==> flow/design.v <==
`timescale 1ns / 1ps
package lascon_pkg;
    localparam int WORD_WIDTH   = 64;    
    localparam int NUM_WORDS    = 5;     
    localparam int STATE_WIDTH  = 320;   
    localparam int TUSER_WIDTH  = 4;     
    typedef logic [WORD_WIDTH-1:0] ascon_word_t;
    typedef logic [STATE_WIDTH-1:0] ascon_state_t;
    typedef logic [3:0] rnd_t;
    typedef enum logic [TUSER_WIDTH-1:0] {
        TUSER_RESERVED = 4'b0000,
        TUSER_KEY      = 4'b0001,  
        TUSER_NONCE    = 4'b0010,  
        TUSER_AD       = 4'b0011,  
        TUSER_PT       = 4'b0100,  
        TUSER_CT       = 4'b0101,  
        TUSER_TAG      = 4'b0110,  
        TUSER_MSG      = 4'b0111,  
        TUSER_Z        = 4'b1000,  
        TUSER_DIGEST   = 4'b1001   
    } axi_tuser_t;
    typedef enum logic [2:0] {
        MODE_AEAD_ENC   = 3'b000,
        MODE_AEAD_DEC   = 3'b001,
        MODE_HASH256    = 3'b010,
        MODE_XOF        = 3'b011,
        MODE_CXOF       = 3'b100
    } lascon_mode_t;
    typedef enum logic [2:0] {
        DATA_IN_AXI_SEL        = 3'b000,
        DATA_IN_AEAD_SEL       = 3'b001,
        DATA_IN_HASH_SEL       = 3'b010,
        DATA_IN_XOR_AXI_SEL    = 3'b011,
        DATA_IN_XOR_AEAD_SEL   = 3'b100,
        DATA_IN_XOR_HASH_SEL   = 3'b101
    } data_sel_t;
    function automatic ascon_word_t swap_bytes(input ascon_word_t data);
        swap_bytes = {data[7:0],   data[15:8],  data[23:16], data[31:24],
                data[39:32], data[47:40], data[55:48], data[63:56]};
    endfunction
endpackage : lascon_pkg
`timescale 1ns / 1ps
import lascon_pkg::*;
module substitution_layer (
    input   lascon_pkg::ascon_state_t   state_array_i,
    output  lascon_pkg::ascon_state_t   state_array_o
);
    genvar j;
    generate
        for (j = 0; j < 64; j++) begin : gen_sbox_loop
            logic x0, x1, x2, x3, x4;
            logic t0, t1, t2, t3, t4;
            logic y0, y1, y2, y3, y4;
            assign x0 = state_array_i[0*64+j] ^ state_array_i[4*64+j];
            assign x1 = state_array_i[1*64+j];
            assign x2 = state_array_i[2*64+j] ^ state_array_i[1*64+j];
            assign x3 = state_array_i[3*64+j];
            assign x4 = state_array_i[4*64+j] ^ state_array_i[3*64+j];
            assign t0 = ~x0;
            assign t1 = ~x1;
            assign t2 = ~x2;
            assign t3 = ~x3;
            assign t4 = ~x4;
            assign y0 = x0 ^ (t1 & x2);
            assign y1 = x1 ^ (t2 & x3);
            assign y2 = x2 ^ (t3 & x4);
            assign y3 = x3 ^ (t4 & x0);
            assign y4 = x4 ^ (t0 & x1);
            assign state_array_o[0*64+j] = y0 ^ y4;
            assign state_array_o[1*64+j] = y1 ^ y0;
            assign state_array_o[2*64+j] = ~y2;
            assign state_array_o[3*64+j] = y3 ^ y2;
            assign state_array_o[4*64+j] = y4;
        end
    endgenerate
endmodule
`timescale 1ns / 1ps
import lascon_pkg::*;
module linear_diffusion_layer(
    input  lascon_pkg::ascon_state_t state_array_i,
    output lascon_pkg::ascon_state_t state_array_o
);
    lascon_pkg::ascon_word_t s0, s1, s2, s3, s4;
    assign s0 = state_array_i[0*64 +: 64];
    assign s1 = state_array_i[1*64 +: 64];
    assign s2 = state_array_i[2*64 +: 64];
    assign s3 = state_array_i[3*64 +: 64];
    assign s4 = state_array_i[4*64 +: 64];
    lascon_pkg::ascon_word_t s0_d, s1_d, s2_d, s3_d, s4_d;
    always_comb begin
        s0_d = s0 ^ ((s0 >> 19) | (s0 << ( 64 - 19))) ^
                    ((s0 >> 28) | (s0 << ( 64 - 28)));
        s1_d = s1 ^ ((s1 >> 61) | (s1 << ( 64 - 61))) ^
                    ((s1 >> 39) | (s1 << ( 64 - 39)));
        s2_d = s2 ^ ((s2 >> 1 ) | (s2 << ( 64 - 1 ))) ^
                    ((s2 >> 6 ) | (s2 << ( 64 - 6 )));
        s3_d = s3 ^ ((s3 >> 10) | (s3 << ( 64 - 10))) ^
                    ((s3 >> 17) | (s3 << ( 64 - 17)));
        s4_d = s4 ^ ((s4 >> 7 ) | (s4 << ( 64 - 7 ))) ^
                    ((s4 >> 41) | (s4 << ( 64 - 41)));
    end
    assign state_array_o[0*64 +: 64] = s0_d;
    assign state_array_o[1*64 +: 64] = s1_d;
    assign state_array_o[2*64 +: 64] = s2_d;
    assign state_array_o[3*64 +: 64] = s3_d;
    assign state_array_o[4*64 +: 64] = s4_d;
endmodule
`timescale 1ns / 1ps
import lascon_pkg::*;
module constant_addition_layer (
    input   lascon_pkg::rnd_t           rnd_i,
    input   lascon_pkg::ascon_state_t   state_array_i,
    output  lascon_pkg::ascon_state_t   state_array_o
);
    (* keep *) logic [7:0] round_const;
    assign round_const = {~rnd_i, rnd_i};
    always_comb begin
        state_array_o = state_array_i;
        state_array_o[2*64 +: 8] = state_array_i[2*64 +: 8] ^ round_const;
    end
endmodule
`timescale 1ns / 1ps
import lascon_pkg::*;
module lascon_core #(
    parameter int LASCON_VARIANT = 0
)(
    input   logic           clk,
    input   logic           rst,
    input   logic           start_perm_i,
    input   logic           round_config_i,
    input   logic [2:0]     word_sel_i,
    input   lascon_pkg::ascon_word_t    data_i,
    input   logic           write_en_i,
    output  lascon_pkg::ascon_word_t    data_o,
    output  logic           ready_o
);
    typedef enum logic [0:0] {
        STATE_IDLE,
        STATE_PERM
    } state_t;
    state_t state, next_state;
    lascon_pkg::rnd_t rnd_cnt;
    lascon_pkg::ascon_state_t state_array;
    lascon_pkg::ascon_state_t addition_state_array_o, substitution_state_array_o, diffusion_state_array_o;
    constant_addition_layer const_add(
        .rnd_i(rnd_cnt),
        .state_array_i(state_array),
        .state_array_o(addition_state_array_o)
    );
    substitution_layer substitution(
        .state_array_i(addition_state_array_o),
        .state_array_o(substitution_state_array_o)
    );
    linear_diffusion_layer diffusion(
        .state_array_i(substitution_state_array_o),
        .state_array_o(diffusion_state_array_o)
    );
    always_ff @(posedge clk or posedge rst) begin
        if (rst) begin
            state <= STATE_IDLE;
        end else begin
            state <= next_state;
        end
    end
    always_comb begin
        next_state = state;
        case(state)
            STATE_IDLE: begin
                if (start_perm_i) begin
                    next_state = STATE_PERM;
                end else begin
                    next_state = STATE_IDLE;
                end
            end
            STATE_PERM: begin
                if (rnd_cnt < 4'd11) begin
                    next_state = STATE_PERM;
                end else begin
                    next_state = STATE_IDLE;
                end
            end
            default: begin
                next_state = STATE_IDLE;
            end
        endcase
    end
    assign ready_o = (state == STATE_IDLE);
    always_ff @(posedge clk) begin
        unique case (state)
            STATE_IDLE: begin
                if (start_perm_i) rnd_cnt <= round_config_i ? 4'd0 : 4'd4;
                if (write_en_i) begin
                    case (word_sel_i)
                        3'd0: state_array[0*64 +: 64] <= data_i;
                        3'd1: state_array[1*64 +: 64] <= data_i;
                        3'd2: state_array[2*64 +: 64] <= data_i;
                        3'd3: state_array[3*64 +: 64] <= data_i;
                        3'd4: state_array[4*64 +: 64] <= data_i;
                        default: ;
                    endcase
                end
            end
            STATE_PERM: begin
                state_array <= diffusion_state_array_o;
                if (rnd_cnt < 4'd11) rnd_cnt <= rnd_cnt + 4'd1;
            end
        endcase
    end
    always_comb begin
        case (word_sel_i)
            3'd0: data_o = state_array[0*64 +: 64];
            3'd1: data_o = state_array[1*64 +: 64];
            3'd2: data_o = state_array[2*64 +: 64];
            3'd3: data_o = state_array[3*64 +: 64];
            3'd4: data_o = state_array[4*64 +: 64];
            default: data_o = 64'd0;
        endcase
    end
endmodule
`timescale 1ns / 1ps
import lascon_pkg::*;
module lascon_padder (
    input  logic          clk,
    input  logic          rst,
    input  lascon_pkg::lascon_mode_t  mode_i,
    input  lascon_pkg::ascon_word_t   s_axis_tdata_i,
    input  logic [7:0]    s_axis_tkeep_i,
    input  lascon_pkg::axi_tuser_t    s_axis_tuser_i,
    input  logic          s_axis_tlast_i,
    input  logic          s_axis_tvalid_i,
    output logic          s_axis_tready_o,
    output lascon_pkg::ascon_word_t         padded_tdata_o,
    output logic [7:0]          padded_tkeep_raw_o,  
    output lascon_pkg::axi_tuser_t          padded_tuser_o,
    output logic                padded_tlast_o,
    output logic                padded_tvalid_o,
    output logic                padded_is_padding_o,  
    input  logic                padded_tready_i
);
    typedef enum logic [1:0] {
        STATE_IDLE_PASS = 2'b00,
        STATE_PAD_WORD1 = 2'b01,  
        STATE_PAD_WORD2 = 2'b10   
    } padder_state_t;
    padder_state_t state, next_state;
    logic word_count_reg, word_count_next;
    logic is_padding_group;
    assign is_padding_group = (s_axis_tuser_i == TUSER_AD ||
                               s_axis_tuser_i == TUSER_PT ||
                               s_axis_tuser_i == TUSER_MSG ||
                               s_axis_tuser_i == TUSER_Z);
    logic is_aead_mode;
    assign is_aead_mode = ((mode_i == MODE_AEAD_ENC) || (mode_i == MODE_AEAD_DEC));
    logic pad_word2_is_80_reg, pad_word2_data_next;
    lascon_pkg::ascon_word_t masked_data;
    lascon_pkg::axi_tuser_t held_tuser_next, held_tuser_reg;
    function automatic lascon_pkg::ascon_word_t apply_padding(
        input lascon_pkg::ascon_word_t data,
        input logic [7:0]  keep
    );
        case (keep)
            8'h00:   apply_padding = {8'h80, 56'h00_00_00_00_00_00_00};
            8'h01:   apply_padding = {data[7:0], 8'h80, 48'h00_00_00_00_00_00};
            8'h03:   apply_padding = {data[7:0], data[15:8], 8'h80, 40'h00_00_00_00_00};
            8'h07:   apply_padding = {data[7:0], data[15:8], data[23:16], 8'h80, 32'h00_00_00_00};
            8'h0F:   apply_padding = {data[7:0], data[15:8], data[23:16], data[31:24], 8'h80, 24'h00_00_00};
            8'h1F:   apply_padding = {data[7:0], data[15:8], data[23:16], data[31:24], data[39:32], 8'h80, 16'h00_00};
            8'h3F:   apply_padding = {data[7:0], data[15:8], data[23:16], data[31:24], data[39:32], data[47:40], 8'h80, 8'h00};
            8'h7F:   apply_padding = {data[7:0], data[15:8], data[23:16], data[31:24], data[39:32], data[47:40], data[55:48], 8'h80};
            default: apply_padding = lascon_pkg::swap_bytes(data);
        endcase
    endfunction
    always_comb begin
        masked_data = lascon_pkg::swap_bytes(s_axis_tdata_i);
        if (s_axis_tvalid_i && is_padding_group && s_axis_tlast_i && (s_axis_tkeep_i != 8'hFF)) begin
            masked_data = apply_padding(s_axis_tdata_i, s_axis_tkeep_i);
        end
    end
    always_ff @(posedge clk or posedge rst) begin
        if (rst) begin
            state              <= STATE_IDLE_PASS;
            held_tuser_reg     <= TUSER_RESERVED;
            pad_word2_is_80_reg <= '0;
            word_count_reg     <= 1'b0;
        end else begin
            state              <= next_state;
            held_tuser_reg     <= held_tuser_next;
            pad_word2_is_80_reg <= pad_word2_data_next;
            word_count_reg     <= word_count_next;
        end
    end
    always_comb begin
        next_state          = state;
        word_count_next     = word_count_reg;
        held_tuser_next     = held_tuser_reg;
        pad_word2_data_next = pad_word2_is_80_reg;
        s_axis_tready_o = padded_tready_i;
        padded_tvalid_o = s_axis_tvalid_i;
        padded_tdata_o  = masked_data;
        padded_tkeep_raw_o = s_axis_tkeep_i;  
        padded_tuser_o  = s_axis_tuser_i;
        padded_tlast_o  = s_axis_tlast_i;  
        padded_is_padding_o = 1'b0;
        case (state)
            STATE_IDLE_PASS: begin
                if (is_padding_group) begin
                    if (s_axis_tvalid_i && s_axis_tlast_i) begin
                        if (s_axis_tkeep_i == 8'hFF) begin
                            padded_tlast_o = 1'b0;
                        end else begin
                            if (is_aead_mode && word_count_reg == 1'b0) padded_tlast_o = 1'b0;
                            else padded_tlast_o = 1'b1;
                        end
                    end
                    if (s_axis_tvalid_i && padded_tready_i) begin
                        if (s_axis_tlast_i) begin
                            held_tuser_next = s_axis_tuser_i;
                             word_count_next = 1'b0;
                            if (s_axis_tkeep_i == 8'hFF) begin
                                if (is_aead_mode) begin
                                    if (word_count_reg == 1'b0) begin
                                        pad_word2_data_next = 1'b1;
                                        next_state          = STATE_PAD_WORD2;
                                    end else begin
                                        pad_word2_data_next = 1'b0;
                                        next_state          = STATE_PAD_WORD1;
                                    end
                                end else begin
                                    pad_word2_data_next = 1'b1;
                                    next_state          = STATE_PAD_WORD2;
                                end
                            end else begin
                                if (is_aead_mode && (word_count_reg == 1'b0)) begin
                                    pad_word2_data_next = 1'b0;
                                    next_state          = STATE_PAD_WORD2;
                                end
                            end
                        end else begin
                            word_count_next = is_aead_mode ? ~word_count_reg : 1'b0;
                        end
                    end
                end
            end
            STATE_PAD_WORD1: begin
                s_axis_tready_o = 1'b0;
                padded_tvalid_o = 1'b1;
                padded_tdata_o  = 64'h8000_0000_0000_0000;
                padded_tkeep_raw_o = 8'h00;  
                padded_tuser_o  = held_tuser_reg;
                padded_tlast_o  = 1'b0;
                padded_is_padding_o = 1'b1;
                if (padded_tready_i) begin
                    next_state = STATE_PAD_WORD2;
                end
            end
           STATE_PAD_WORD2: begin
                s_axis_tready_o = 1'b0;
                padded_tvalid_o = 1'b1;
                padded_tdata_o  = {pad_word2_is_80_reg, 63'b0};
                padded_tkeep_raw_o = 8'h00;  
                padded_tuser_o  = held_tuser_reg;
                padded_tlast_o  = 1'b1;
                padded_is_padding_o = 1'b1;
                if (padded_tready_i) begin
                    next_state      = STATE_IDLE_PASS;
                    word_count_next = 1'b0;
                end
            end
            default: next_state = STATE_IDLE_PASS;
        endcase
    end
endmodule
`timescale 1ns / 1ps
import lascon_pkg::*;
module hash_fsm (
    input  logic           clk,
    input  logic           rst,
    input  lascon_pkg::lascon_mode_t   mode_i,
    input  logic [31:0]    xof_len_i,      
    input  logic           start_i,
    input  logic           abort_i,        
    output logic           busy_o,
    output logic           done_o,
    input  logic           lascon_ready_i,
    output logic           start_perm_o,
    output logic           round_config_o,  
    output logic [2:0]     word_sel_o,
    output lascon_pkg::ascon_word_t    data_o,          
    output logic           write_en_o,
    output lascon_pkg::data_sel_t      core_in_data_sel_o,
    input  lascon_pkg::axi_tuser_t     padded_tuser_i,
    input  logic           padded_tlast_i,
    input  logic           padded_tvalid_i,
    output logic           padded_tready_o,
    output logic [7:0]     m_axis_tkeep_o,
    output lascon_pkg::axi_tuser_t     m_axis_tuser_o,
    output logic           m_axis_tlast_o,
    output logic           m_axis_tvalid_o,
    input  logic           m_axis_tready_i
);
    typedef enum logic [2:0] {
        STATE_IDLE,
        STATE_INIT,
        STATE_PERM_START,
        STATE_PERM_WAIT,
        STATE_ABSORB,
        STATE_SQUEEZE,
        STATE_DONE
    } state_t;
    typedef enum logic {
        PHASE_ABSORB  = 1'b0,
        PHASE_SQUEEZE = 1'b1
    } phase_t;
    state_t state, next_state;
    phase_t phase_reg, next_phase;
    logic [2:0]  word_cnt, next_word_cnt;
    logic [31:0] words_remaining_r, next_words_remaining;
    logic        abort_latch;
    logic [31:0] target_squeeze_words;
    assign target_squeeze_words = (mode_i == MODE_HASH256) ? 32'd4 : ((xof_len_i + 32'd7) >> 3);
    localparam lascon_pkg::ascon_word_t ASCON_HASH_IV_WORD0  = 64'h0000080100cc0002;
    localparam lascon_pkg::ascon_word_t ASCON_XOF_IV_WORD0   = 64'h0000080000cc0003;
    localparam lascon_pkg::ascon_word_t ASCON_CXOF_IV_WORD0  = 64'h0000080000cc0004;
    always_ff @(posedge clk or posedge rst) begin
        if (rst) begin
            state     <= STATE_IDLE;
            phase_reg <= PHASE_ABSORB;
            word_cnt  <= 3'd0;
            words_remaining_r <= 32'd0;
        end else begin
            state     <= next_state;
            phase_reg <= next_phase;
            word_cnt  <= next_word_cnt;
            words_remaining_r <= next_words_remaining;
            if (state == STATE_IDLE) begin
                abort_latch <= 1'b0;
            end else begin
                abort_latch <= abort_latch | abort_i;
            end
        end
    end
    always_comb begin
        next_state           = state;
        next_word_cnt        = word_cnt;
        next_words_remaining = words_remaining_r;
        next_phase           = phase_reg;
        unique case (state)
            STATE_IDLE: begin
                if (start_i) begin
                    next_state           = STATE_INIT;
                    next_phase           = PHASE_ABSORB;
                    next_word_cnt        = 3'd0;
                    next_words_remaining = target_squeeze_words;
                end
            end
            STATE_INIT: begin
                if (word_cnt == 3'd4) begin
                    next_word_cnt = 3'd0;
                    next_state    = STATE_PERM_START;  
                end else begin
                    next_word_cnt = word_cnt + 3'd1;
                end
            end
            STATE_PERM_START: begin
                next_state = STATE_PERM_WAIT;
            end
            STATE_PERM_WAIT: begin
                if (lascon_ready_i) begin
                    if (phase_reg == PHASE_ABSORB) begin
                        next_state = STATE_ABSORB;
                    end else begin
                        next_state = STATE_SQUEEZE;
                    end
                end
            end
            STATE_ABSORB: begin
                if (padded_tvalid_i && padded_tready_o) begin
                    next_state = STATE_PERM_START;  
                    if (padded_tlast_i && padded_tuser_i != TUSER_Z) begin
                        next_phase    = PHASE_SQUEEZE;
                    end else begin
                        next_phase    = PHASE_ABSORB;
                    end
                end
            end
            STATE_SQUEEZE: begin
                if (m_axis_tready_i) begin
                    next_words_remaining = words_remaining_r - 32'd1;
                    if (abort_i || abort_latch || ((mode_i == MODE_HASH256 || xof_len_i > 0) && words_remaining_r == 32'd1)) begin
                        next_state = STATE_DONE;
                    end else begin
                        next_state = STATE_PERM_START;  
                        next_phase = PHASE_SQUEEZE;
                    end
                end
            end
            STATE_DONE: begin
                next_state = STATE_IDLE;
            end
        endcase
    end
    always_comb begin
        busy_o             = 1'b1;
        done_o             = 1'b0;
        start_perm_o       = 1'b0;
        round_config_o     = 1'b1;  
        write_en_o         = 1'b0;
        word_sel_o         = word_cnt[2:0];
        core_in_data_sel_o = DATA_IN_HASH_SEL;  
        padded_tready_o    = 1'b0;
        m_axis_tvalid_o    = 1'b0;
        m_axis_tlast_o     = 1'b0;
        m_axis_tkeep_o     = 8'hFF;
        m_axis_tuser_o     = TUSER_DIGEST;
        data_o             = 64'b0;
        unique case (state)
            STATE_IDLE: begin
                busy_o = 1'b0;
            end
            STATE_INIT: begin
                write_en_o = 1'b1;
                if (word_cnt == 3'd0) begin
                    unique case (mode_i)
                        MODE_XOF:     data_o = ASCON_XOF_IV_WORD0;
                        MODE_CXOF:    data_o = ASCON_CXOF_IV_WORD0;
                        MODE_HASH256: data_o = ASCON_HASH_IV_WORD0;
                        MODE_AEAD_ENC,
                        MODE_AEAD_DEC: data_o = 64'b0;
                    endcase
                end else begin
                    data_o = 64'b0;
                end
            end
            STATE_PERM_START: begin
                start_perm_o = 1'b1;  
            end
            STATE_PERM_WAIT: begin
            end
            STATE_ABSORB: begin
                padded_tready_o = 1'b1;
                if (padded_tvalid_i) begin
                    write_en_o         = 1'b1;
                    word_sel_o         = 3'd0;  
                    core_in_data_sel_o = DATA_IN_XOR_AXI_SEL;
                end
            end
            STATE_SQUEEZE: begin
                m_axis_tvalid_o = 1'b1;
                word_sel_o      = 3'd0;  
                m_axis_tlast_o = (abort_i || abort_latch || ((mode_i == MODE_HASH256 || xof_len_i > 0) && (words_remaining_r == 32'd1)));
            end
            STATE_DONE: begin
                done_o = 1'b1;
            end
        endcase
    end
endmodule
`timescale 1ns / 1ps
import lascon_pkg::*;
module aead_fsm(
    input logic                 clk,
    input logic                 rst,
    input lascon_pkg::lascon_mode_t         mode_i,   
    input logic                 start_i,
    output logic                busy_o,
    output logic                done_o,
    output logic                tag_fail_o,  
    input  logic                lascon_ready_i,
    input  lascon_pkg::ascon_word_t         core_data_i,    
    output logic                start_perm_o,
    output logic                round_config_o,
    output logic     [2:0]      word_sel_o,   
    output lascon_pkg::ascon_word_t         data_o,
    output logic                write_en_o,
    output lascon_pkg::data_sel_t           in_data_sel_o,   
    input lascon_pkg::ascon_word_t          padded_tdata_i,   
    input logic [7:0]           padded_tkeep_raw_i,  
    input lascon_pkg::axi_tuser_t           padded_tuser_i,   
    input logic                 padded_tlast_i,   
    input logic                 padded_tvalid_i,  
    input logic                 padded_is_padding_i,  
    output logic                padded_tready_o,
    output lascon_pkg::ascon_word_t         m_axis_tdata_o,
    output logic [7:0]          m_axis_tkeep_o,
    output lascon_pkg::axi_tuser_t          m_axis_tuser_o,
    output logic                m_axis_tlast_o,
    output logic                m_axis_tvalid_o,
    input  logic                m_axis_tready_i
);
    localparam lascon_pkg::ascon_word_t AEAD128_IV = 64'h00001000808c0001;  
    localparam lascon_pkg::ascon_word_t DSEP = 64'h0000000000000001;  
    localparam logic ROUND_PA = 1'b1;   
    localparam logic ROUND_PB = 1'b0;   
    typedef enum logic [3:0] {
        ST_IDLE     = 4'd0,
        ST_INIT     = 4'd1,
        ST_PERM     = 4'd2,
        ST_AD       = 4'd3,
        ST_PT_IN    = 4'd4,
        ST_CT_IN    = 4'd5,
        ST_CT_PAD_0 = 4'd6,  
        ST_TAG_INIT = 4'd7,
        ST_ENC_TAG  = 4'd8,
        ST_DEC_TAG  = 4'd9,
        ST_VERIFY   = 4'd10,
        ST_DONE     = 4'd11
    } state_t;
    typedef enum logic [2:0] {
        CTX_INIT   = 3'd0,  
        CTX_AD     = 3'd1,  
        CTX_DATA   = 3'd2,  
        CTX_CT_PAD = 3'd3,  
        CTX_FINAL  = 3'd4   
    } perm_ctx_t;
    state_t    state_r;
    perm_ctx_t perm_ctx_r;
    logic [2:0] shared_cnt_r;
    logic        perm_started_r;
    logic        post_perm_active_r;
    logic    ad_word_r;
    logic    ad_last_seen_r;
    logic    dat_word_r;
    lascon_pkg::ascon_word_t shared_key_tag_r[2];
    logic tag_ok_r;
    function automatic logic [63:0] tkeep_to_mask(input logic [7:0] tkeep);
        logic [63:0] mask;
        mask[63:56] = tkeep[0] ? 8'hFF : 8'h00;
        mask[55:48] = tkeep[1] ? 8'hFF : 8'h00;
        mask[47:40] = tkeep[2] ? 8'hFF : 8'h00;
        mask[39:32] = tkeep[3] ? 8'hFF : 8'h00;
        mask[31:24] = tkeep[4] ? 8'hFF : 8'h00;
        mask[23:16] = tkeep[5] ? 8'hFF : 8'h00;
        mask[15:8]  = tkeep[6] ? 8'hFF : 8'h00;
        mask[7:0]   = tkeep[7] ? 8'hFF : 8'h00;
        tkeep_to_mask = mask;
    endfunction
    function automatic logic [63:0] get_padding_bit(input logic [7:0] tkeep);
        logic [63:0] pad;
        pad = 64'h0;
        casex (tkeep)
            8'bxxxx_xxx0: pad[63] = 1'b1;
            8'bxxxx_xx01: pad[55] = 1'b1;
            8'bxxxx_x011: pad[47] = 1'b1;
            8'bxxxx_0111: pad[39] = 1'b1;
            8'bxxx0_1111: pad[31] = 1'b1;
            8'bxx01_1111: pad[23] = 1'b1;
            8'bx011_1111: pad[15] = 1'b1;
            8'b0111_1111: pad[7]  = 1'b1;
            default:      pad = 64'h0;
        endcase
        get_padding_bit = pad;
    endfunction
    logic is_enc;
    assign is_enc = (mode_i == MODE_AEAD_ENC);
    logic perm_done;
    assign perm_done = perm_started_r && lascon_ready_i;
    logic phs;
    assign phs = padded_tvalid_i && padded_tready_o;
    logic [1:0] pp_max;
    always_comb begin
        case (perm_ctx_r)
            CTX_INIT:   pp_max = 2'd1;
            CTX_AD:     pp_max = 2'd0;
            CTX_DATA:   pp_max = 2'd0;
            CTX_CT_PAD: pp_max = 2'd0;
            CTX_FINAL:  pp_max = 2'd1;
            default:    pp_max = 2'd0;
        endcase
    end
    logic pp_done;
    assign pp_done = post_perm_active_r && (shared_cnt_r == {1'b0, pp_max});
    logic needs_post_perm;
    assign needs_post_perm =    (perm_ctx_r == CTX_INIT)  ||
                                (perm_ctx_r == CTX_FINAL)  ||
                                (perm_ctx_r == CTX_AD && ad_last_seen_r) ||
                                (perm_ctx_r == CTX_CT_PAD);
    state_t next_state;
    always_ff @(posedge clk or posedge rst) begin
        if(rst) state_r <= ST_IDLE;
        else begin
            state_r <= next_state;
        end
    end
    logic init_ack;
    assign init_ack =   (state_r == ST_INIT) &&
                        ((shared_cnt_r == 3'd0 && lascon_ready_i) ||
                        ((shared_cnt_r <= 3'd2) && padded_tvalid_i && padded_tuser_i == TUSER_KEY && padded_tready_o) ||
                        ((shared_cnt_r >= 3'd3 && shared_cnt_r <= 3'd4) && padded_tvalid_i && padded_tuser_i == TUSER_NONCE && padded_tready_o));
    logic ad_word_valid;
    assign ad_word_valid = (state_r == ST_AD && padded_tvalid_i && padded_tuser_i == TUSER_AD && padded_tready_o);
    logic pt_word_valid;
    assign pt_word_valid = (state_r == ST_PT_IN && padded_tvalid_i && padded_tready_o);
    logic ct_word_valid;
    assign ct_word_valid = (state_r == ST_CT_IN && padded_tvalid_i && padded_tready_o);
    always_comb begin
        next_state = state_r;
        case (state_r)
            ST_IDLE: begin
                if (start_i) next_state = ST_INIT;
            end
            ST_INIT: begin
                if (shared_cnt_r == 3'd4 && init_ack) begin
                    next_state = ST_PERM;
                end else begin
                    next_state = ST_INIT;
                end
            end
            ST_PERM: begin
                if ((perm_done && !needs_post_perm) || (post_perm_active_r && pp_done)) begin
                    case (perm_ctx_r)
                        CTX_INIT : next_state = ST_AD;
                        CTX_AD   : next_state = ad_last_seen_r ? (is_enc ? ST_PT_IN : ST_CT_IN) : ST_AD;
                        CTX_DATA : next_state = is_enc ? ST_PT_IN : ST_CT_IN;
                        CTX_CT_PAD: next_state = ST_TAG_INIT;
                        CTX_FINAL: next_state = is_enc ? ST_ENC_TAG : ST_DEC_TAG;
                        default  : next_state = ST_DONE;
                    endcase
                end else begin
                    next_state = ST_PERM;
                end
            end
            ST_AD: begin
                if (padded_tvalid_i && padded_tuser_i != TUSER_AD) begin
                    next_state = is_enc ? ST_PT_IN : ST_CT_IN;
                end else if (ad_word_valid && (padded_tlast_i || ad_word_r == 1'b1)) begin
                    next_state = ST_PERM;
                end else begin
                    next_state = ST_AD;
                end
            end
            ST_PT_IN: begin
                if (pt_word_valid) begin
                    if (padded_tlast_i) next_state = ST_TAG_INIT;
                    else if (dat_word_r == 1'b1) next_state = ST_PERM;
                    else next_state = ST_PT_IN;
                end else begin
                    next_state = ST_PT_IN;
                end
            end
            ST_CT_IN: begin
                if (ct_word_valid) begin
                    if (padded_tlast_i) begin
                        if (padded_tkeep_raw_i == 8'hFF) begin
                            if (dat_word_r == 1'b1) next_state = ST_PERM;
                            else next_state = ST_CT_PAD_0;
                        end else begin
                            next_state = ST_TAG_INIT;
                        end
                    end
                    else if (dat_word_r == 1'b1) next_state = ST_PERM;
                    else next_state = ST_CT_IN;
                end else begin
                    next_state = ST_CT_IN;
                end
            end
            ST_CT_PAD_0: begin
                next_state = ST_TAG_INIT;
            end
            ST_TAG_INIT: begin
                if (shared_cnt_r == 3'd2) begin
                    next_state = ST_PERM;
                end else begin
                    next_state = ST_TAG_INIT;
                end
            end
            ST_ENC_TAG: begin
                if (m_axis_tvalid_o && m_axis_tready_i && shared_cnt_r == 3'd1) begin
                    next_state = ST_DONE;
                end else begin
                    next_state = ST_ENC_TAG;
                end
            end
            ST_DEC_TAG: begin
                if (shared_cnt_r == 3'd1 && padded_tvalid_i && padded_tready_o && padded_tuser_i == TUSER_TAG) begin
                    next_state = ST_VERIFY;
                end else begin
                    next_state = ST_DEC_TAG;
                end
            end
            ST_VERIFY: begin
                if (shared_cnt_r == 3'd2) next_state = ST_DONE;
                else next_state = ST_VERIFY;
            end
            ST_DONE: begin
                if (!start_i) next_state = ST_IDLE;
                else next_state = ST_DONE;
            end
            default: next_state = ST_IDLE;
        endcase
    end
    logic [63:0] ct_mask;
    logic [63:0] pad_bit;
    assign ct_mask = tkeep_to_mask(padded_tkeep_raw_i);
    assign pad_bit = get_padding_bit(padded_tkeep_raw_i);
    always_comb begin
        busy_o             = 1'b1;
        done_o             = 1'b0;
        tag_fail_o         = 1'b0;
        start_perm_o       = 1'b0;
        round_config_o     = ROUND_PB;
        word_sel_o         = 3'd0;
        data_o             = 64'd0;
        write_en_o         = 1'b0;
        in_data_sel_o      = DATA_IN_AXI_SEL;
        padded_tready_o    = 1'b0;
        m_axis_tdata_o  = 64'd0;
        m_axis_tkeep_o  = 8'd0;
        m_axis_tuser_o  = TUSER_RESERVED;
        m_axis_tlast_o  = 1'b0;
        m_axis_tvalid_o = 1'b0;
        case (state_r)
            ST_IDLE: begin
                busy_o = 1'b0;
            end
            ST_INIT: begin
                if (shared_cnt_r == 3'd0) begin
                    write_en_o     = lascon_ready_i;
                    in_data_sel_o  = DATA_IN_AEAD_SEL;
                    word_sel_o     = 3'd0;
                    data_o         = AEAD128_IV;
                end else if (shared_cnt_r <= 3'd2) begin
                    padded_tready_o = 1'b1;
                    if (padded_tvalid_i && padded_tuser_i == TUSER_KEY) begin
                        write_en_o     = 1'b1;
                        in_data_sel_o  = DATA_IN_AXI_SEL;
                        word_sel_o     = shared_cnt_r[2:0];
                    end
                end else begin
                    padded_tready_o = 1'b1;
                    if (padded_tvalid_i && padded_tuser_i == TUSER_NONCE) begin
                        write_en_o     = 1'b1;
                        in_data_sel_o  = DATA_IN_AXI_SEL;
                        word_sel_o     = shared_cnt_r[2:0];
                    end
                end
            end
            ST_PERM: begin
                if (!perm_started_r && !post_perm_active_r) begin
                    start_perm_o   = 1'b1;
                    round_config_o = (perm_ctx_r == CTX_INIT || perm_ctx_r == CTX_FINAL)
                                        ? ROUND_PA : ROUND_PB;
                end else if (post_perm_active_r) begin
                    write_en_o    = 1'b1;
                    in_data_sel_o = DATA_IN_XOR_AEAD_SEL;
                    case (perm_ctx_r)
                        CTX_INIT, CTX_FINAL: begin
                            word_sel_o = (shared_cnt_r == 3'd0) ? 3'd3 : 3'd4;
                            data_o     = (shared_cnt_r == 3'd0) ? shared_key_tag_r[0] : shared_key_tag_r[1];
                        end
                        CTX_AD: begin
                            word_sel_o = 3'd4;
                            data_o     = DSEP;
                        end
                        CTX_CT_PAD: begin
                            word_sel_o = 3'd0;
                            data_o     = 64'h80000000_00000000;
                        end
                        CTX_DATA: ;  
                        default: ;
                    endcase
                end
            end
            ST_AD: begin
                padded_tready_o = 1'b1;
                if (padded_tvalid_i && padded_tuser_i != TUSER_AD) begin
                    padded_tready_o = 1'b0;
                    write_en_o    = 1'b1;
                    in_data_sel_o = DATA_IN_XOR_AEAD_SEL;
                    word_sel_o    = 3'd4;
                    data_o        = DSEP;
                end else if (padded_tvalid_i && padded_tuser_i == TUSER_AD) begin
                    write_en_o    = 1'b1;
                    in_data_sel_o = DATA_IN_XOR_AXI_SEL;
                    word_sel_o    = {2'b00, ad_word_r};  
                end
            end
            ST_PT_IN: begin
                padded_tready_o = padded_is_padding_i ? 1'b1 : m_axis_tready_i;
                if (padded_tvalid_i && padded_tready_o) begin
                    write_en_o      = 1'b1;
                    in_data_sel_o   = DATA_IN_XOR_AXI_SEL;
                    word_sel_o      = {2'b00, dat_word_r};
                    m_axis_tdata_o  = core_data_i ^ padded_tdata_i;
                    m_axis_tvalid_o = ~padded_is_padding_i;
                    m_axis_tkeep_o  = padded_tkeep_raw_i;  
                    m_axis_tuser_o  = TUSER_CT;
                    m_axis_tlast_o  = padded_tlast_i;
                end
            end
            ST_CT_IN: begin
                padded_tready_o = m_axis_tready_i;
                if (padded_tvalid_i && m_axis_tready_i) begin
                    write_en_o      = 1'b1;
                    in_data_sel_o   = DATA_IN_AEAD_SEL;  
                    word_sel_o      = {2'b00, dat_word_r};
                    data_o          = (padded_tdata_i & ct_mask) | ((core_data_i ^ pad_bit) & ~ct_mask);
                    m_axis_tdata_o  = core_data_i ^ padded_tdata_i;
                    m_axis_tvalid_o = 1'b1;
                    m_axis_tkeep_o  = padded_tkeep_raw_i;
                    m_axis_tuser_o  = TUSER_PT;
                    m_axis_tlast_o  = padded_tlast_i;
                end
            end
            ST_CT_PAD_0: begin
                write_en_o    = 1'b1;
                in_data_sel_o = DATA_IN_XOR_AEAD_SEL;
                word_sel_o    = 3'd1;
                data_o        = 64'h80000000_00000000;
            end
            ST_TAG_INIT: begin
                if (shared_cnt_r < 3'd2) begin
                    write_en_o    = 1'b1;
                    in_data_sel_o = DATA_IN_XOR_AEAD_SEL;
                    word_sel_o    = (shared_cnt_r == 3'd0) ? 3'd3 : 3'd4;
                    data_o        = (shared_cnt_r == 3'd0) ? shared_key_tag_r[0] : shared_key_tag_r[1];
                end
            end
            ST_ENC_TAG: begin
                m_axis_tvalid_o = 1'b1;
                m_axis_tkeep_o  = 8'hFF;
                m_axis_tuser_o  = TUSER_TAG;
                m_axis_tlast_o  = (shared_cnt_r == 3'd1);
                word_sel_o      = (shared_cnt_r == 3'd0) ? 3'd3 : 3'd4;
                m_axis_tdata_o  = core_data_i;
            end
            ST_DEC_TAG: begin
                padded_tready_o = 1'b1;
            end
            ST_VERIFY: begin
                word_sel_o = (shared_cnt_r == 3'd0) ? 3'd3 : 3'd4;
            end
            ST_DONE: begin
                busy_o     = 1'b0;
                done_o     = 1'b1;
                tag_fail_o = (is_enc ? 1'b0 : ~tag_ok_r);
            end
            default: ;
        endcase
    end
    always_ff @(posedge clk or posedge rst) begin
        if (rst) begin
            perm_ctx_r         <= CTX_INIT;
            shared_cnt_r       <= 3'd0;
            perm_started_r     <= 1'b0;
            post_perm_active_r <= 1'b0;
            ad_word_r          <= 1'b0;
            ad_last_seen_r     <= 1'b0;
            dat_word_r         <= 1'b0;
            shared_key_tag_r[0]<= 64'd0;
            shared_key_tag_r[1]<= 64'd0;
            tag_ok_r           <= 1'b1;
        end else begin
            case (state_r)
                ST_IDLE: begin
                    if (start_i) begin
                        shared_cnt_r       <= 3'd0;
                        perm_ctx_r         <= CTX_INIT;
                        ad_word_r          <= 1'b0;
                        ad_last_seen_r     <= 1'b0;
                        dat_word_r         <= 1'b0;
                        tag_ok_r           <= 1'b1;
                        perm_started_r     <= 1'b0;
                        post_perm_active_r <= 1'b0;
                    end
                end
            ST_INIT: begin
                    case (shared_cnt_r)
                        3'd0: begin
                            if (lascon_ready_i) shared_cnt_r <= 3'd1;
                        end
                        3'd1: begin
                            if (phs && padded_tuser_i == TUSER_KEY) begin
                                shared_key_tag_r[0] <= padded_tdata_i;  
                                shared_cnt_r <= 3'd2;
                            end
                        end
                        3'd2: begin
                            if (phs && padded_tuser_i == TUSER_KEY) begin
                                shared_key_tag_r[1] <= padded_tdata_i;  
                                shared_cnt_r <= 3'd3;
                            end
                        end
                        3'd3: begin
                            if (phs && padded_tuser_i == TUSER_NONCE)
                                shared_cnt_r <= 3'd4;
                        end
                        3'd4: begin
                            if (init_ack) shared_cnt_r <= 3'd0;
                        end
                        default: ;
                    endcase
                end
                ST_PERM: begin
                    if (!perm_started_r && !post_perm_active_r)
                        perm_started_r <= 1'b1;
                    if (perm_done) begin
                        perm_started_r <= 1'b0;
                        if (needs_post_perm) begin
                            post_perm_active_r <= 1'b1;
                            shared_cnt_r <= 3'd0;
                        end
                    end
                    if (post_perm_active_r) begin
                        if (pp_done) begin
                            post_perm_active_r <= 1'b0;
                            shared_cnt_r <= 3'd0;
                        end else begin
                            shared_cnt_r <= shared_cnt_r + 3'd1;
                        end
                    end
                end
                ST_AD: begin
                    if (padded_tvalid_i && padded_tuser_i != TUSER_AD) begin
                        ad_last_seen_r <= 1'b1;
                    end else if (phs && padded_tuser_i == TUSER_AD) begin
                        if (padded_tlast_i) begin
                            ad_last_seen_r <= 1'b1;
                            perm_ctx_r     <= CTX_AD;  
                            ad_word_r      <= 1'b0;
                        end else if (ad_word_r == 1'b1) begin
                            perm_ctx_r <= CTX_AD;
                            ad_word_r  <= 1'b0;
                        end else begin
                            ad_word_r <= 1'b1;  
                        end
                    end
                end
                ST_PT_IN: begin
                    if (phs) begin
                        if (padded_tlast_i) begin
                            dat_word_r      <= 1'b0;
                        end else if (dat_word_r == 1'b1) begin
                            perm_ctx_r <= CTX_DATA;
                            dat_word_r <= 1'b0;
                        end else begin
                            dat_word_r <= 1'b1;
                        end
                    end
                end
                ST_CT_IN: begin
                    if (phs) begin
                        if (padded_tlast_i) begin
                            dat_word_r      <= 1'b0;
                            if (padded_tkeep_raw_i == 8'hFF && dat_word_r == 1'b1) begin
                                perm_ctx_r <= CTX_CT_PAD;
                            end
                        end else if (dat_word_r == 1'b1) begin
                            perm_ctx_r <= CTX_DATA;
                            dat_word_r <= 1'b0;
                        end else begin
                            dat_word_r <= 1'b1;
                        end
                    end
                end
                ST_TAG_INIT: begin
                    if (shared_cnt_r < 3'd2)
                        shared_cnt_r <= shared_cnt_r + 3'd1;
                    if (shared_cnt_r == 3'd1)
                        perm_ctx_r <= CTX_FINAL;
                    if (shared_cnt_r == 3'd2)
                        shared_cnt_r <= 3'd0;
                end
                ST_ENC_TAG: begin
                    if (m_axis_tvalid_o && m_axis_tready_i) begin
                        if (shared_cnt_r == 3'd1) shared_cnt_r <= 3'd0;
                        else shared_cnt_r <= shared_cnt_r + 3'd1;
                    end
                end
                ST_DEC_TAG: begin
                    if (phs && padded_tuser_i == TUSER_TAG) begin
                        shared_key_tag_r[shared_cnt_r[0]] <= padded_tdata_i;
                        if (shared_cnt_r == 3'd1) shared_cnt_r <= 3'd0;
                        else shared_cnt_r <= shared_cnt_r + 3'd1;
                    end
                end
                ST_VERIFY: begin
                    case (shared_cnt_r)
                        3'd0: begin
                            if (core_data_i != shared_key_tag_r[0]) tag_ok_r <= 1'b0;
                            shared_cnt_r <= 3'd1;
                        end
                        3'd1: begin
                            if (core_data_i != shared_key_tag_r[1]) tag_ok_r <= 1'b0;
                            shared_cnt_r <= 3'd2;
                        end
                        default: ;  
                    endcase
                end
                ST_CT_PAD_0,
                ST_DONE: begin
                end
                default: ;
            endcase
            end
        end
endmodule
`timescale 1ns / 1ps
import lascon_pkg::*;
module lascon_top #(
    parameter int LASCON_VARIANT = 0
)(
    input  logic                                clk,
    input  logic                                rst,
    input  logic [2:0]                          mode_i,      
    input  logic [31:0]                         xof_len_i,   
    input  logic                                start_i,     
    input  logic                                abort_i,     
    output logic                                busy_o,      
    output logic                                done_o,      
    output logic                                tag_fail_o,  
    input  logic [63:0]                         s_axis_tdata,   
    input  logic [7:0]                          s_axis_tkeep,   
    input  logic [3:0]                          s_axis_tuser,   
    input  logic                                s_axis_tlast,   
    input  logic                                s_axis_tvalid,  
    output logic                                s_axis_tready,  
    output logic [63:0]                         m_axis_tdata,   
    output logic [7:0]                          m_axis_tkeep,   
    output logic [3:0]                          m_axis_tuser,   
    output logic                                m_axis_tlast,   
    output logic                                m_axis_tvalid,  
    input  logic                                m_axis_tready   
);
    logic           is_aead_mode;
    assign is_aead_mode = (mode_i == lascon_pkg::MODE_AEAD_ENC) || (mode_i == lascon_pkg::MODE_AEAD_DEC);
    logic           core_start_perm_i;
    logic           core_round_config_i;
    logic   [2:0]   core_word_sel_i;
    lascon_pkg::ascon_word_t    core_data_i;
    logic           core_write_en_i;
    lascon_pkg::ascon_word_t    core_data_o;
    logic           core_ready_o;
    lascon_pkg::data_sel_t      core_in_data_sel;
    logic           aead_write_en, hash_write_en;
    logic [2:0]     aead_word_sel, hash_word_sel;
    logic           aead_start_perm, hash_start_perm;
    logic           aead_round_config, hash_round_config;
    lascon_pkg::ascon_word_t    aead_data_o, hash_data_o;
    lascon_pkg::data_sel_t      aead_in_data_sel, hash_in_data_sel;
    lascon_pkg::ascon_word_t    padded_tdata;
    lascon_pkg::axi_tuser_t     padded_tuser;
    logic           padded_tlast;
    logic           padded_tvalid;
    logic           padded_is_padding;
    logic [7:0]     padded_tkeep_raw;
    logic           padded_tready;  
    logic           aead_busy, aead_done, aead_tag_fail;
    logic           aead_s_axis_tready;
    logic [63:0]    aead_m_axis_tdata;
    logic [7:0]     aead_m_axis_tkeep;
    lascon_pkg::axi_tuser_t     aead_m_axis_tuser;
    logic           aead_m_axis_tlast;
    logic           aead_m_axis_tvalid;
    logic           hash_busy, hash_done;
    logic           hash_s_axis_tready;
    logic [63:0]    hash_m_axis_tdata;
    logic [7:0]     hash_m_axis_tkeep;
    lascon_pkg::axi_tuser_t     hash_m_axis_tuser;
    logic           hash_m_axis_tlast;
    logic           hash_m_axis_tvalid;
    lascon_padder u_padder (
        .clk            (clk),
        .rst            (rst),
        .mode_i         (lascon_pkg::lascon_mode_t'(mode_i)),
        .s_axis_tdata_i     (s_axis_tdata),
        .s_axis_tkeep_i     (s_axis_tkeep),
        .s_axis_tuser_i     (lascon_pkg::axi_tuser_t'(s_axis_tuser)),
        .s_axis_tlast_i     (s_axis_tlast),
        .s_axis_tvalid_i    (s_axis_tvalid),
        .s_axis_tready_o    (s_axis_tready),  
        .padded_tdata_o     (padded_tdata),
        .padded_tuser_o     (padded_tuser),
        .padded_tlast_o     (padded_tlast),
        .padded_tvalid_o    (padded_tvalid),
        .padded_is_padding_o(padded_is_padding),
        .padded_tkeep_raw_o (padded_tkeep_raw),
        .padded_tready_i    (padded_tready)   
    );
    always_comb begin
        if (mode_i == MODE_AEAD_ENC || mode_i == MODE_AEAD_DEC) begin
            core_start_perm_i   = aead_start_perm;
            core_round_config_i = aead_round_config;
            core_word_sel_i     = aead_word_sel;
            core_write_en_i     = aead_write_en;
            core_in_data_sel    = aead_in_data_sel;
            padded_tready       = aead_s_axis_tready;
            m_axis_tdata        = aead_m_axis_tvalid ? lascon_pkg::swap_bytes(aead_m_axis_tdata) : 64'b0;
            m_axis_tvalid       = aead_m_axis_tvalid;
            m_axis_tlast        = aead_m_axis_tlast;
            m_axis_tuser        = aead_m_axis_tuser;
            m_axis_tkeep        = aead_m_axis_tkeep;
        end else begin
            core_start_perm_i   = hash_start_perm;
            core_round_config_i = hash_round_config;
            core_word_sel_i     = hash_word_sel;
            core_write_en_i     = hash_write_en;
            core_in_data_sel    = hash_in_data_sel;
            padded_tready       = hash_s_axis_tready;
            m_axis_tdata        = hash_m_axis_tvalid ? lascon_pkg::swap_bytes(core_data_o) : 64'b0;
            m_axis_tvalid       = hash_m_axis_tvalid;
            m_axis_tlast        = hash_m_axis_tlast;
            m_axis_tuser        = hash_m_axis_tuser;
            m_axis_tkeep        = hash_m_axis_tkeep;
        end
    end
    aead_fsm u_aead_fsm (
        .clk             (clk),
        .rst             (rst),
        .mode_i          (lascon_pkg::lascon_mode_t'(mode_i)),
        .start_i         (start_i && is_aead_mode),  
        .busy_o          (aead_busy),          
        .done_o          (aead_done),          
        .tag_fail_o      (aead_tag_fail),      
        .lascon_ready_i  (core_ready_o),
        .start_perm_o    (aead_start_perm),
        .round_config_o  (aead_round_config),
        .word_sel_o      (aead_word_sel),
        .data_o          (aead_data_o),
        .write_en_o      (aead_write_en),
        .in_data_sel_o   (aead_in_data_sel),
        .core_data_i     (core_data_o),        
        .padded_tdata_i  (padded_tdata),      
        .padded_tuser_i  (padded_tuser),      
        .padded_tlast_i  (padded_tlast),      
        .padded_tvalid_i (padded_tvalid),     
        .padded_is_padding_i(padded_is_padding),  
        .padded_tkeep_raw_i (padded_tkeep_raw),   
        .padded_tready_o (aead_s_axis_tready),  
        .m_axis_tdata_o  (aead_m_axis_tdata),   
        .m_axis_tkeep_o  (aead_m_axis_tkeep),   
        .m_axis_tuser_o  (aead_m_axis_tuser),   
        .m_axis_tlast_o  (aead_m_axis_tlast),   
        .m_axis_tvalid_o (aead_m_axis_tvalid),  
        .m_axis_tready_i (m_axis_tready)        
    );
    hash_fsm u_hash_fsm (
        .clk                    (clk),
        .rst                    (rst),
        .mode_i                 (lascon_pkg::lascon_mode_t'(mode_i)),
        .xof_len_i              (xof_len_i),          
        .start_i                (start_i && !is_aead_mode),  
        .abort_i                (abort_i),            
        .busy_o                 (hash_busy),          
        .done_o                 (hash_done),          
        .lascon_ready_i         (core_ready_o),
        .start_perm_o           (hash_start_perm),
        .round_config_o         (hash_round_config),
        .word_sel_o             (hash_word_sel),
        .data_o                 (hash_data_o),        
        .write_en_o             (hash_write_en),
        .core_in_data_sel_o     (hash_in_data_sel),
        .padded_tuser_i         (padded_tuser),      
        .padded_tlast_i         (padded_tlast),      
        .padded_tvalid_i        (padded_tvalid),
        .padded_tready_o        (hash_s_axis_tready),
        .m_axis_tkeep_o         (hash_m_axis_tkeep),   
        .m_axis_tuser_o         (hash_m_axis_tuser),   
        .m_axis_tlast_o         (hash_m_axis_tlast),   
        .m_axis_tvalid_o        (hash_m_axis_tvalid),  
        .m_axis_tready_i        (m_axis_tready)        
    );
    lascon_core #(
        .LASCON_VARIANT(LASCON_VARIANT)
    ) u_core (
        .clk            (clk),
        .rst            (rst),
        .start_perm_i   (core_start_perm_i),
        .round_config_i (core_round_config_i),
        .word_sel_i     (core_word_sel_i),
        .data_i         (core_data_i),
        .write_en_i     (core_write_en_i),
        .data_o         (core_data_o),
        .ready_o        (core_ready_o)
    );
    always_comb begin
        case(core_in_data_sel)
            DATA_IN_AEAD_SEL     : core_data_i = aead_data_o;
            DATA_IN_HASH_SEL     : core_data_i = hash_data_o;
            DATA_IN_AXI_SEL      : core_data_i = padded_tdata;
            DATA_IN_XOR_AXI_SEL  : core_data_i = core_data_o ^ padded_tdata;
            DATA_IN_XOR_AEAD_SEL : core_data_i = core_data_o ^ aead_data_o;
            DATA_IN_XOR_HASH_SEL : core_data_i = core_data_o ^ hash_data_o;
            default              : core_data_i = 64'd0;
        endcase
    end
    always_comb begin
        if (mode_i == MODE_AEAD_ENC || mode_i == MODE_AEAD_DEC) begin
            busy_o     = aead_busy;
            done_o     = aead_done;
            tag_fail_o = aead_tag_fail;
        end else begin
            busy_o     = hash_busy;
            done_o     = hash_done;
            tag_fail_o = 1'b0;  
        end
    end
endmodule
# From RTL to reports: lascon_top
# Each step is given for the RTL above and for the edited RTL.
# "before" refers to lines of the RTL above, "after" to lines of the edited file.
# "diff": "after" minus "before" as printed here.
# Operators: Yosys type, input widths -> output width; for muxes data width and select width s.
# Library cell names are shortened.
# The mark -- stands for no value.
# design
top_module	lascon_top
clock_port	clk
lib	sky130hd
corner	tt_025C_1v80

# The edit
# Unified diff, file above to edited file.
# This change comes from a script, not from a designer. The edited design behaves differently; no optimisation was intended.
# begin of diff
@@ -1279,5 +1279,5 @@
             DATA_IN_AXI_SEL      : core_data_i = padded_tdata;
             DATA_IN_XOR_AXI_SEL  : core_data_i = core_data_o ^ padded_tdata;
-            DATA_IN_XOR_AEAD_SEL : core_data_i = core_data_o ^ aead_data_o;
+            DATA_IN_XOR_AEAD_SEL : core_data_i = core_data_o & aead_data_o;
             DATA_IN_XOR_HASH_SEL : core_data_i = core_data_o ^ hash_data_o;
             default              : core_data_i = 64'd0;
# end of diff

# Word level
# Yosys after proc, flatten, opt, wreduce and memory -nomap, before mapping. Print and check cells are not counted.
# op_classes
element	before	after	diff
add_sub_neg	5	5	0
compare	6	6	0
equal	124	124	0
muxes	286	286	0
bitwise	1446	1446	0
reduce_and_logical	130	130	0
# ops
cell	before	after	diff
$xor 64x64->64	14	13	-1
$and 64x64->64	2	3	1
# Unchanged operator kinds not shown: 113.
# word_totals
element	before	after	diff
reg_bits	517	517	0
inputBits	118	118	0
out_inout_bits	82	82	0
wordCells	2024	2024	0

# Depth
# Depth = most cells in a row (Yosys ltp): at word level without a register or memory, in the mapped netlist without a sequential cell, where the memories' decode and read muxes count.
# depth
element	before	after	diff
word_depth	22	22	0
ABC_AREA	0	0	--
mapped_depth	21	20	-1

# Mapped cells and area
# Yosys stat after the flow's synthesis: flattened, memories mapped to cells. It holds for the ABC_AREA given above (unset counts as 0); a run with the other value may have another netlist.
# mapped
element	before	after	diff
cells	5841	5601	-240
area_um2	49253.5	47967.3	-1286.2
sequential_area_um2	14945.6	14945.6	0.0
ff_cells	532	532	0
buf_cells	333	294	-39
# types
cell	before	after	diff
xnor2_1	915	822	-93
a21oi_1	508	416	-92
nand3_1	185	95	-90
mux2i_1	93	169	76
o22ai_1	62	122	60
and3_1	82	25	-57
xor2_1	419	474	55
nor2_1	245	299	54
nand2_1	619	670	51
clkbuf_1	253	223	-30
inv_1	224	194	-30
a21boi_0	61	33	-28
o21ai_0	507	483	-24
a211oi_1	19	43	24
o211ai_1	37	58	21
a221oi_1	32	15	-17
a22oi_1	77	61	-16
nand4_1	50	34	-16
# Unchanged cell types not shown: 16.
# Not every row of either side is listed.
# By module: a second synthesis without flattening, with its own total; a netlist apart from the flattened one above.
# unflattened
element	before	after	diff
cells_unflattened	5738	5732	-6
hier_area_um2	56090.0	56364.1	274.1
# Each row is one instance without its submodules.
# by_module_before
module	n_inst	n_cells	area_um2	mod_seq_area_um2
lascon_core (LASCON_VARIANT=0)	1	1329	14953.1	9754.4
aead_fsm	1	1264	11422.2	3857.4
substitution_layer	1	1239	9471.6	0.0
linear_diffusion_layer	1	320	7689.9	0.0
lascon_top	1	546	4719.5	0.0
hash_fsm	1	504	3956.3	1107.3
constant_addition_layer	1	328	2457.4	0.0
lascon_padder	1	208	1420.1	226.5
# by_module_after
module	n_inst	n_cells	area_um2	mod_seq_area_um2
lascon_core (LASCON_VARIANT=0)	1	1329	14953.1	9754.4
aead_fsm	1	1264	11422.2	3857.4
substitution_layer	1	1239	9471.6	0.0
linear_diffusion_layer	1	320	7689.9	0.0
lascon_top	1	557	5024.8	0.0
hash_fsm	1	487	3925.0	1107.3
constant_addition_layer	1	328	2457.4	0.0
lascon_padder	1	208	1420.1	226.5

# Timing after synthesis
# Path of least setup slack by OpenSTA after synthesis, without wires, with an ideal clock, recovery checks aside; 20% of the period is set as input and as output delay. Where synthesis merged equal registers, the netlist keeps one of their names.
# synth_timing
element	before	after	diff
kind	input-to-reg	input-to-reg	--
startpoint	input port s_axis_tvalid	input port s_axis_tvalid	--
endpoint	register u_core.state_array[100]	register u_core.state_array[128]	--
clock_period_ns	7.0	7.0	0.0
input_delay_ns	1.400	1.400	0.000
launch_ns	1.400	1.400	0.000
arrival_time_ns	7.817	8.312	0.495
path_slack_ns	-1.400	-1.895	-0.495
path_delay_ns	7.000	7.496	0.496
stages	9	11	2
n_path_buf	3	4	1
period_less_setup_slack_ns	8.4	8.895	0.495
# "path_delay_ns" = arrival - input delay + setup time.
# "stages" counts driving pins, that of a launching flip-flop among them; a cell with two outputs on the path counts twice.
# "period_less_setup_slack_ns" is the clock period less the worst setup slack; recovery checks do not enter. This is arithmetic on one report: input and output delays are still those of the set period (20% each).
# Between the ends stands the longest chain of elaborated cells between them, by number of cells; it is not shown to be the way that was timed. Of several equally long chains one is given.
# Each line given opens the expression or statement behind the cell; cells for indexed reads and writes are added by Yosys, which also makes memories of some case tables.
# before: The path ends at the enable pin of a flip-flop; only ways to that pin are counted.
# synth_via_before
path_cell_list	clkbuf_1 > nor4_1 > o31a_1 > and2_1 > clkbuf_1 > nor4_4 > buf_4 > nand2_1 > a21boi_0
elab_chain_len	10
cells_between	35
# synth_rtl_before
element	line_no	rtl
start, declared	1115	input  logic                                s_axis_tvalid,
$mux 1	304	case (state)
$logic_and 1x1->1	830	if (padded_tvalid_i && padded_tuser_i == TUSER_NONCE) begin
$mux 3	830
$mux 3	821	end else if (shared_cnt_r <= 3'd2) begin
$mux 3	816	if (shared_cnt_r == 3'd0) begin
$pmux 3 s8	811	case (state_r)
$mux 3	1180	if (mode_i == MODE_AEAD_ENC || mode_i == MODE_AEAD_DEC) begin
$eq 3x1->1	210	case (word_sel_i)
$ne 2x2->1	--
$reduce_and 2->1	--
end, assigned	195	3'd1: state_array[1*64 +: 64] <= data_i;
end, assigned	204	state_array <= diffusion_state_array_o;
end, declared	143	lascon_pkg::ascon_state_t state_array;
# after: The path ends at the enable pin of a flip-flop; only ways to that pin are counted.
# synth_via_after
path_cell_list	or3_1 > buf_2 > o2111a_1 > o41ai_4 > o311ai_4 > a21oi_4 > buf_6 > buf_4 > buf_2 > nand2_1 > a21boi_0
elab_chain_len	10
cells_between	35
# synth_rtl_after
element	line_no	rtl
start, declared	1115	input  logic                                s_axis_tvalid,
$mux 1	304	case (state)
$logic_and 1x1->1	830	if (padded_tvalid_i && padded_tuser_i == TUSER_NONCE) begin
$mux 3	830
$mux 3	821	end else if (shared_cnt_r <= 3'd2) begin
$mux 3	816	if (shared_cnt_r == 3'd0) begin
$pmux 3 s8	811	case (state_r)
$mux 3	1180	if (mode_i == MODE_AEAD_ENC || mode_i == MODE_AEAD_DEC) begin
$eq 3x2->1	210	case (word_sel_i)
$ne 2x2->1	--
$reduce_and 2->1	--
end, assigned	196	3'd2: state_array[2*64 +: 64] <= data_i;
end, assigned	204	state_array <= diffusion_state_array_o;
end, declared	143	lascon_pkg::ascon_state_t state_array;

# Path in the finished layout
# From the final timing report of the runs of pair A: the path of least setup slack in the routed layout; clock arrival at registers is part of the times.
# layout_timing
element	before	after	diff
kind	input-to-output	input-to-output	--
startpoint	input port s_axis_tkeep[5]	input port s_axis_tuser[2]	--
endpoint	output port m_axis_tdata[54]	output port m_axis_tdata[49]	--
clock_period_ns	6.76	6.76	0.00
input_delay_ns	1.35	1.35	0.00
launch_ns	1.35	1.35	0.00
arrival_time_ns	5.14	5.07	-0.07
path_slack_ns	0.26	0.34	0.08
stages	13	18	5
n_path_buf	4	7	3
# Between the ends stands the longest chain of elaborated cells between them, by number of cells; it is not shown to be the way that was timed. Of several equally long chains one is given.
# layout_via_before
path_cell_list	clkdlybuf4s50_1 > and3_1 > nand3_2 > o2111ai_1 > buf_4 > nor2_2 > a21oi_2 > nand2_1 > xnor2_1 > a22oi_1 > o22ai_1 > buf_4 > clkdlybuf4s50_1
elab_chain_len	9
cells_between	19
# layout_rtl_before
element	line_no	rtl
start, declared	1112	input  logic [7:0]                          s_axis_tkeep,
$eq 8x7->1	261	case (keep)
$pmux 64 s8	261
$mux 64	275	if (s_axis_tvalid_i && is_padding_group && s_axis_tlast_i && (s_axis_tkeep_i != 8'hFF)) begin
$pmux 64 s2	304	case (state)
$xor 64x64->64	897	m_axis_tdata_o  = core_data_i ^ padded_tdata_i;
$mux 64	892	if (padded_tvalid_i && m_axis_tready_i) begin
$pmux 64 s3	811	case (state_r)
$mux 64	1187	m_axis_tdata        = aead_m_axis_tvalid ? lascon_pkg::swap_bytes(aead_m_axis_tdata) : 64'b0;
$mux 64	1180	if (mode_i == MODE_AEAD_ENC || mode_i == MODE_AEAD_DEC) begin
end, declared	1117	output logic [63:0]                         m_axis_tdata,
# layout_via_after
path_cell_list	clkbuf_2 > or4_4 > o31a_1 > or4_4 > a31oi_4 > buf_12 > buf_4 > buf_6 > nor2_1 > a21oi_1 > buf_4 > nor2_2 > a311oi_4 > buf_4 > xor2_1 > a21oi_2 > o22ai_2 > clkdlybuf4s15_2
elab_chain_len	15
cells_between	42
# layout_rtl_after
element	line_no	rtl
start, declared	1113	input  logic [3:0]                          s_axis_tuser,
$mux 4	304	case (state)
$eq 4x2->1	830	if (padded_tvalid_i && padded_tuser_i == TUSER_NONCE) begin
$logic_and 1x1->1	830
$mux 3	830
$mux 3	821	end else if (shared_cnt_r <= 3'd2) begin
$mux 3	816	if (shared_cnt_r == 3'd0) begin
$pmux 3 s8	811	case (state_r)
$mux 3	1180	if (mode_i == MODE_AEAD_ENC || mode_i == MODE_AEAD_DEC) begin
$eq 3x3->1	210	case (word_sel_i)
$pmux 64 s5	210
$xor 64x64->64	897	m_axis_tdata_o  = core_data_i ^ padded_tdata_i;
$mux 64	892	if (padded_tvalid_i && m_axis_tready_i) begin
$pmux 64 s3	811
$mux 64	1187	m_axis_tdata        = aead_m_axis_tvalid ? lascon_pkg::swap_bytes(aead_m_axis_tdata) : 64'b0;
$mux 64	1180
end, declared	1117	output logic [63:0]                         m_axis_tdata,

# Layout results
# Both versions went through the flow (Yosys, OpenROAD) with the same settings in each pair. Constraints: input delay and output delay 20% of the set period each, output load 0.01 pF.
# settings_pair_A
SETUP_SLACK_MARGIN	0.3
period_ns	6.76
CAP_MARGIN	20
CORE_MARGIN	2
CORE_UTILIZATION	40
SLEW_MARGIN	20
# measured_pair_A
element	before	after	diff
post_synth_area_um2	49253.5	47967.3	-1286.2
die_area_um2	125929.0	122675.0	-3254.0
layout_stdcell_area_um2	60331.6	60794.6	463.0
worstSetupSlack_ns	0.264	0.338	0.074
timing.setup.tns_ns	0.000	0.000	0.000
hold_worst_slack_ns	0.478	0.476	-0.002
# settings_pair_B
CAP_MARGIN	35
CELL_PAD_IN_SITES_GLOBAL_PLACEMENT	1
CORE_ASPECT_RATIO	1.69
CORE_MARGIN	7
CORE_UTILIZATION	44
PLACE_DENSITY_LB_ADDON	0.24
SLEW_MARGIN	0
TNS_END_PERCENT	10
period_ns	4.08
# measured_pair_B
element	before	after	diff
post_synth_area_um2	49253.5	47967.3	-1286.2
die_area_um2	121801.0	118750.0	-3051.0
layout_stdcell_area_um2	68911.1	67096.9	-1814.2
worstSetupSlack_ns	-1.020	-1.490	-0.470
timing.setup.tns_ns	-111.262	-276.176	-164.914
hold_worst_slack_ns	0.490	0.496	0.006
